==> flow/design.v <==
`timescale 1ns / 1ps
module ALU_ACC(
    input         clk,
    input         rst_n,
    input         C8,     
    input         C9,     
    input         C13,    
    input         C15,    
    input         C16,    
    input         C17,    
    input         C18,    
    input         C19,    
    input         C20,    
    input         C21,    
    input  [15:0] BR_out,
    output [15:0] ALU_out,
    output reg [3:0] ALUflags  
    );
    reg [15:0] ACC;
    assign ALU_out = ACC;
    wire signed [15:0] sACC = ACC;
    wire signed [15:0] sBR  = BR_out;
    wire signed [31:0] prod = sACC * sBR;
    wire [16:0] sum  = {1'b0, ACC} + {1'b0, BR_out};
    wire [16:0] diff = {1'b0, ACC} - {1'b0, BR_out};
    wire [15:0] quot = (BR_out == 16'b0) ? 16'hFFFF : ACC / BR_out;
    reg  [15:0] res;
    always @(*) begin
        if (C17)      res = ACC >> 1;
        else if (C18) res = ACC << 1;
        else if (C19) res = ACC & BR_out;
        else if (C20) res = ACC | BR_out;
        else          res = ~ACC;
    end
    always @(posedge clk or negedge rst_n) begin
        if (!rst_n) begin
            ACC      <= 16'b0;
            ALUflags <= 4'b0;
        end
        else begin
            if (C8) begin
                ACC      <= 16'b0;
                ALUflags <= {1'b1, 3'b0};
            end
            else if (C9) begin
                ACC <= sum[15:0];
                ALUflags[3] <= (sum[15:0] == 16'b0);
                ALUflags[2] <= sum[16];
                ALUflags[1] <= (ACC[15] == BR_out[15]) && (sum[15] != ACC[15]);
                ALUflags[0] <= sum[15];
            end
            else if (C13) begin
                ACC <= diff[15:0];
                ALUflags[3] <= (diff[15:0] == 16'b0);
                ALUflags[2] <= (ACC < BR_out);
                ALUflags[1] <= (ACC[15] != BR_out[15]) && (diff[15] != ACC[15]);
                ALUflags[0] <= diff[15];
            end
            else if (C15) begin
                ACC <= prod[15:0];
                ALUflags[3] <= (prod[15:0] == 16'b0);
                ALUflags[2] <= 1'b0;
                ALUflags[1] <= (prod[31:16] != {16{prod[15]}});
                ALUflags[0] <= prod[15];
            end
            else if (C16) begin
                ACC <= quot;
                ALUflags[3] <= (quot == 16'b0);
                ALUflags[2] <= 1'b0;
                ALUflags[1] <= 1'b0;
                ALUflags[0] <= quot[15];
            end
            else if (C17 | C18 | C19 | C20 | C21) begin
                ACC <= res;
                ALUflags[3] <= (res == 16'b0);
                ALUflags[2] <= 1'b0;
                ALUflags[1] <= 1'b0;
                ALUflags[0] <= res[15];
            end
        end
    end
endmodule
`timescale 1ns / 1ps
    module BR(
    input clk,
    input rst_n,
    input C7,
    input [15:0] MBR_out,
    output [15:0] BR_out
    );
    reg [15:0] BRr;
    assign BR_out = BRr;
    always@(posedge clk or negedge rst_n) begin
        if(!rst_n) begin
            BRr <= 16'b0;
        end
        else begin
            if(C7) begin
                BRr <= MBR_out;  
            end
            else begin
                BRr <= BRr;
            end
        end
    end
endmodule
`timescale 1ns / 1ps
module IR(
    input clk,
    input rst_n,
    input C4,
    input [15:0] MBR_out,
    output [7:0] IR_out
    );
    reg [7:0] IRr;
    assign IR_out = IRr;
    always@(posedge clk or negedge rst_n) begin
        if(!rst_n) begin
            IRr <= 8'b0;
        end
        else begin
            if(C4) begin
                IRr <= MBR_out[15:8];
            end
            else begin
                IRr <= IRr;
            end
        end
    end
endmodule
`timescale 1ns / 1ps
module MAR(
    input clk,
    input rst_n,
    input C5,
    input C10,
    input [15:0] MBR_out,
    input [7:0] PC_out,
    output [7:0] MAR_out_memory
    );
    reg [7:0] MARr;
    assign MAR_out_memory = MARr;
    always@(posedge clk or negedge rst_n) begin
        if(!rst_n) begin
            MARr <= 8'b0;
        end
        else begin
            if(C5) begin
                MARr <= MBR_out[7:0];
            end
            else if(C10) begin
                MARr <= PC_out;
            end
            else begin
                MARr <= MARr;
            end
        end
    end
endmodule
`timescale 1ns / 1ps
module MBR(
    input clk,
    input rst_n,
    input C3,
    input C11,
    input C12,
    input [15:0] ALU_out,
    input [15:0] MBR_in_memory,
    output [15:0] MBR_out,
    output reg [15:0] MBR_out_memory
    );
    reg [15:0] MBRr;
    assign MBR_out = MBRr;
    always@(posedge clk or negedge rst_n) begin
        if(!rst_n) begin
            MBRr <= 16'b0;
        end
        else begin
            if(C3) begin
                MBRr <= MBR_in_memory;
            end
            else if(C12) begin
                MBRr <= ALU_out;
            end
            else begin
                MBRr <= MBRr;
            end
            if(C11) begin
                MBR_out_memory <= MBRr;
            end
        end
    end
endmodule
`timescale 1ns / 1ps
module PC(
    input clk,
    input rst_n,
    input C6,
    input C14,
    input [15:0] MBR_out,
    output [7:0] PC_out
    );
    reg [7:0] PCr;
    assign PC_out = PCr;
    always@(posedge clk or negedge rst_n) begin
        if(!rst_n) begin
            PCr <= 8'b0;
        end
        else begin
            if(C14) begin
                PCr <= MBR_out[15:8];  
            end
            else if(C6) begin
                PCr <= PCr + 1'b1;  
            end
            else begin
                PCr <= PCr;
            end
        end
    end
endmodule
`timescale 1ns / 1ps
module bitcruncher_dp(
    input         clk,
    input         rst_n,
    input  [21:0] ctrl,             
    input  [15:0] MBR_in_memory,
    output [7:0]  MAR_out_memory,
    output [15:0] MBR_out_memory,
    output [7:0]  IR_out,
    output [3:0]  ALUflags
    );
    wire [21:0] Control_Signals = ctrl;
    wire [15:0] MBR_out;
    wire [15:0] BR_out;
    wire [15:0] ALU_out;
    wire [7:0]  PC_out;
    MAR u_MAR(
    .clk     ( clk     ),
    .rst_n   ( rst_n   ),
    .C5      ( Control_Signals[5]  ),
    .C10     ( Control_Signals[10] ),
    .MBR_out ( MBR_out ),
    .PC_out  ( PC_out  ),
    .MAR_out_memory ( MAR_out_memory )
    );
    MBR u_MBR(
    .clk           ( clk           ),
    .rst_n         ( rst_n         ),
    .C3            ( Control_Signals[3]  ),
    .C11           ( Control_Signals[11] ),
    .C12           ( Control_Signals[12] ),
    .ALU_out       ( ALU_out       ),
    .MBR_in_memory ( MBR_in_memory ),
    .MBR_out       ( MBR_out       ),
    .MBR_out_memory ( MBR_out_memory )
    );
    ALU_ACC u_ALU_ACC(
    .clk     ( clk     ),
    .rst_n   ( rst_n   ),
    .C8      ( Control_Signals[8]  ),
    .C9      ( Control_Signals[9]  ),
    .C13     ( Control_Signals[13] ),
    .C15     ( Control_Signals[15] ),
    .C16     ( Control_Signals[16] ),
    .C17     ( Control_Signals[17] ),
    .C18     ( Control_Signals[18] ),
    .C19     ( Control_Signals[19] ),
    .C20     ( Control_Signals[20] ),
    .C21     ( Control_Signals[21] ),
    .BR_out  ( BR_out  ),
    .ALU_out ( ALU_out ),
    .ALUflags ( ALUflags )
    );
    PC u_PC(
    .clk     ( clk     ),
    .rst_n   ( rst_n   ),
    .C6      ( Control_Signals[6]  ),
    .C14     ( Control_Signals[14] ),
    .MBR_out ( MBR_out ),
    .PC_out  ( PC_out  )
    );
    IR u_IR(
    .clk     ( clk     ),
    .rst_n   ( rst_n   ),
    .C4      ( Control_Signals[4] ),
    .MBR_out ( MBR_out ),
    .IR_out  ( IR_out  )
    );
    BR u_BR(
    .clk     ( clk     ),
    .rst_n   ( rst_n   ),
    .C7      ( Control_Signals[7] ),
    .MBR_out ( MBR_out ),
    .BR_out  ( BR_out  )
    );
endmodule
# Tool chain data of bitcruncher_dp
# The steps from the RTL of bitcruncher_dp to its reports follow in flow order.
# Line numbers count from 1 in the design file above.
# Library cell names are shortened.
# A cell with -- has no value.
# design
top_module,bitcruncher_dp
clock_port,clk
lib,sky130hd
pvt_corner,tt_025C_1v80

# After elaboration
# Counts by Yosys on the flattened word-level netlist (proc, flatten, opt, wreduce; memories kept). Register bits leave out memories and registers merged into their read ports (data or address). Print and check cells are left out. Cells with the same type and inputs are merged into one.
# bits
register_bits,92
latch_bits,0
ramBits,0
rom_bits,0
clocked_rd_ports_x_width,0
mem_count,0
in_bits,40
out_inout_bits,36
wordCells,78
# classes
addsub,3
mul,1
div,1
compare,1
eq_ne,5
shifts,0
mux,39
bitwise,7
n_reduce_logical,13
# op_table
cell,count
16-bit by 16-bit multiplier with 32-bit output,1
16-bit by 16-bit divider with 16-bit output,1
16-bit 2-to-1 mux,13
16-bit logical NOT,6
8-bit 2-to-1 mux,4
1-bit 2-to-1 mux,22
16-bit by 16-bit adder with 17-bit output,1
16-bit subtractor,1
16-bit less-than comparator,1
16-bit != test,1
16-bit AND,1
16-bit bitwise OR,1
16-bit inverter,1
8-bit by 1-bit adder with 8-bit output with constant B,1
2-bit nonzero test,3
6-bit nonzero test,1
1-bit bitwise OR,4
1-bit != test,3
1-bit logical AND,2
2-bit AND reduction,1
1-bit == test,1

# Depth
# Longest topological path by Yosys (ltp), each cell counted once; first at word level (registers and memories cut), then after technology mapping (sequential cells cut; the memories' decode and read muxes count).
# logic_depth
ltp_word,12
abc_area,0
depth_mapped,138
mapped_depth_nobuf,129

# Netlist
# The flow's flattened synthesis, as Yosys stat reports it; memories are mapped. The netlist is that of the ABC_AREA named above (0 if unset); the other value can give another one.
# mapped
cell_count,2850
yosys_area_mm2,0.0230208
seq_area_mm2,0.0023573
ff_cells,91
buffers,135
# by_type
type,count,type_area_um2
fa_1,264,5.29E+03
ha_1,271,3.39E+03
dfrtp_1,75,1876.8
inv_1,377,1.42E+03
nor2_1,306,1.15E+03
nand2_1,280,1.05E+03
o21ai_0,166,830.797
xnor2_1,81,709.43
a21oi_1,127,635.61
mux2i_1,58,580.557
edfxtp_1,16,480.461
clkbuf_1,123,461.693
nor3_1,79,395.379
a21o_1,48,360.346
o21a_1,47,352.838
mux2_2,28,315.302
xor2_1,34,297.786
a211oi_1,27,202.694
# Not listed: further types 74, cells in them 443.
# By module: a second synthesis without flattening, with its own total; a netlist apart from the flattened one above.
# hier_totals
cells_unflattened,2884
hier_area_mm2,0.0234913
# Each row is one instance without its submodules.
# modules
mod,instances,n_cells,mod_area_mm2,mod_seq_area_mm2
ALU_ACC,1,2664,0.0204546,0.0004755
MBR,1,86,0.0012324,0.0008808
BR,1,34,0.0006494,0.0004004
PC,1,49,0.0004504,0.0002002
MAR,1,34,0.0003729,0.0002002
IR,1,17,0.0003316,0.0002002
bitcruncher_dp,1,0,0,0

# Timing after synthesis
# Source: OpenSTA report_checks on the synthesized netlist (no wires, ideal clock, input and output delay 20% of the period each), path of least setup slack; recovery checks are left aside. Register names are those of the netlist, which keeps one name where synthesis merged equal registers.
# synth_path
path_kind,flip-flop to flip-flop
from,reg u_BR.BRr[0]
to,reg u_ALU_ACC.ALUflags[3]
tclk_ns,40.0
setup_ns,0.069
t_first_pin_ns,0.000
arrival_time_ns,27.182
t_required_ns,39.931
slack_ns,12.749
delay_ns,27.251
stages,130
n_path_buf,6
synth_period_reached_ns,27.251
# "delay_ns" is the arrival time less input delay plus setup time.
# "stages": output pins that drive a net of the path, with the launching flip-flop's if there is one; two outputs of one cell count as two.
# "synth_period_reached_ns" = period - worst setup slack (recovery checks aside). The figure is calculated, with input and output delays left at 20% of the set period.
# At most two assigning lines are given for a register; there are more.
# synth_between
path_cell_list,dfrtp_1 -> inv_1 -> buf_1 -> ha_1 -> a41o_1 -> a21oi_1 -> a21oi_1 -> ha_1 -> o21a_1 -> nor2_1 -> o31a_1 -> or2_2 -> ha_1 -> o21a_1 -> o21a_1 -> o21a_1 -> nor3_2 -> nor2_1 -> [... 94 more ...] -> o211a_1 -> a31o_2 -> or2_2 -> or3_1 -> a31oi_1 -> xnor2_1 -> a221o_1 -> ha_1 -> and4_1 -> a21oi_1 -> o211ai_1 -> a31oi_1 -> o31a_1 -> nand4_1 -> nor3_1 -> and4b_1 -> o221ai_1 -> nand3_1
cells_between,23
lines_between,19
classes_between,add/sub: 2; mul: 1; div: 1; mux: 11; logic: 2; reduce/logical: 6
# synth_rtl
element,line_no,rtl
from (decl),91,reg [15:0] BRr;
from (assign),99,BRr <= MBR_out;
from (assign),102,BRr <= BRr;
to (assign),43,"ALUflags <= {1'b1, 3'b0};"
to (assign),47,ALUflags[3] <= (sum[15:0] == 16'b0);
to (decl),17,output reg [3:0] ALUflags
# Chain of elaborated cells between the ends: none given.

# Timing after layout
# Path of least setup slack in the final report of flow run A (OpenROAD, finished layout, wires in). Where an end is a register, its clock arrival counts in the times.
# layout_path
path_kind,flip-flop to flip-flop
from,reg u_ALU_ACC.ACC[7]
to,reg u_ALU_ACC.ALUflags[3]
tclk_ns,27.1
setup_ns,0.06
t_first_pin_ns,0.34
arrival_time_ns,26.91
t_required_ns,27.39
slack_ns,0.47
stages,142
n_path_buf,33
# At most two assigning lines are given for a register; there are more.
# layout_between
path_cell_list,dfrtp_1 -> or4_4 -> nor4_2 -> buf_4 -> a41o_1 -> a21oi_2 -> a21oi_2 -> ha_1 -> o21a_1 -> nor2_2 -> o31a_1 -> or2_4 -> ha_4 -> o21a_1 -> o21a_1 -> buf_6 -> nor2_4 -> o311a_1 -> [... 106 more ...] -> a31o_4 -> or2_4 -> or3_1 -> a31oi_1 -> xnor2_1 -> a221o_1 -> ha_1 -> and4_1 -> a21oi_1 -> o211ai_1 -> a31oi_1 -> o31a_1 -> buf_12 -> nand4_1 -> nor3_2 -> and4b_2 -> o221ai_2 -> nand3_1
cells_between,23
lines_between,20
classes_between,add/sub: 2; mul: 1; div: 1; mux: 11; logic: 3; reduce/logical: 5
# layout_rtl
element,line_no,rtl
from (decl),19,reg [15:0] ACC;
from (assign),46,ACC <= sum[15:0];
from (assign),53,ACC <= diff[15:0];
to (assign),43,"ALUflags <= {1'b1, 3'b0};"
to (assign),47,ALUflags[3] <= (sum[15:0] == 16'b0);
to (decl),17,output reg [3:0] ALUflags
# Chain of elaborated cells between the ends: none given.

# Stored flow runs of bitcruncher_dp (3 of them; Yosys, OpenROAD, sky130hd). They differ in their settings and are not a sequence. Constraints: input delay and output delay 20% of the set period each, output load 0.01 pF.
# "clock_period_reached_ns" is the run's clock period less its worst setup slack. It is reckoned from that one timing run; input and output delays stay at 20% of the period that was set.
# "worst_path_allowed_less_slack_ns" = time allowed to the worst setup path (clock period - input delay - output delay, where it has them) - its slack; a late launch clock adds to it, a late capture clock takes from it.
# Among the settings, -- means not set for that run.
name,flow run A,flow run B,flow run C
CAP_MARGIN,40,40,40
CORE_MARGIN,5,5,5
CORE_UTILIZATION,32,46,44
CTS_CLUSTER_DIAMETER,188,103,103
CTS_CLUSTER_SIZE,39,73,61
GPL_ROUTABILITY_DRIVEN,1,0,1
MAX_ROUTING_LAYER,met4,met4,met4
PLACE_DENSITY_LB_ADDON,0.07,0.07,0.07
SETUP_SLACK_MARGIN,2.29,--,2.29
TNS_END_PERCENT,75,70,75
period_ns,27.1,26.7,26.7
SLEW_MARGIN,20,20,20
CORE_ASPECT_RATIO,--,0.86,0.86
HOLD_SLACK_MARGIN,--,0.19,0.19
worst_path_allowed_less_slack_ns,26.63,26.28,26.34
critical_path_type,flip-flop to flip-flop,flip-flop to flip-flop,flip-flop to flip-flop
die_mm2,0.0774036,0.0546325,0.0570071
layout_stdcell_area_mm2,0.0303178,0.0294858,0.0302177
fin_util_frac,0.425,0.592,0.585
clock_period_reached_ns,26.625,26.282,26.342
worst_hold_slack_ns,0.512,0.514,0.511
yosys.chip_area_mm2,0.0230208,0.0230208,0.0230208
worstSetupSlack_ns,0.475,0.418,0.358
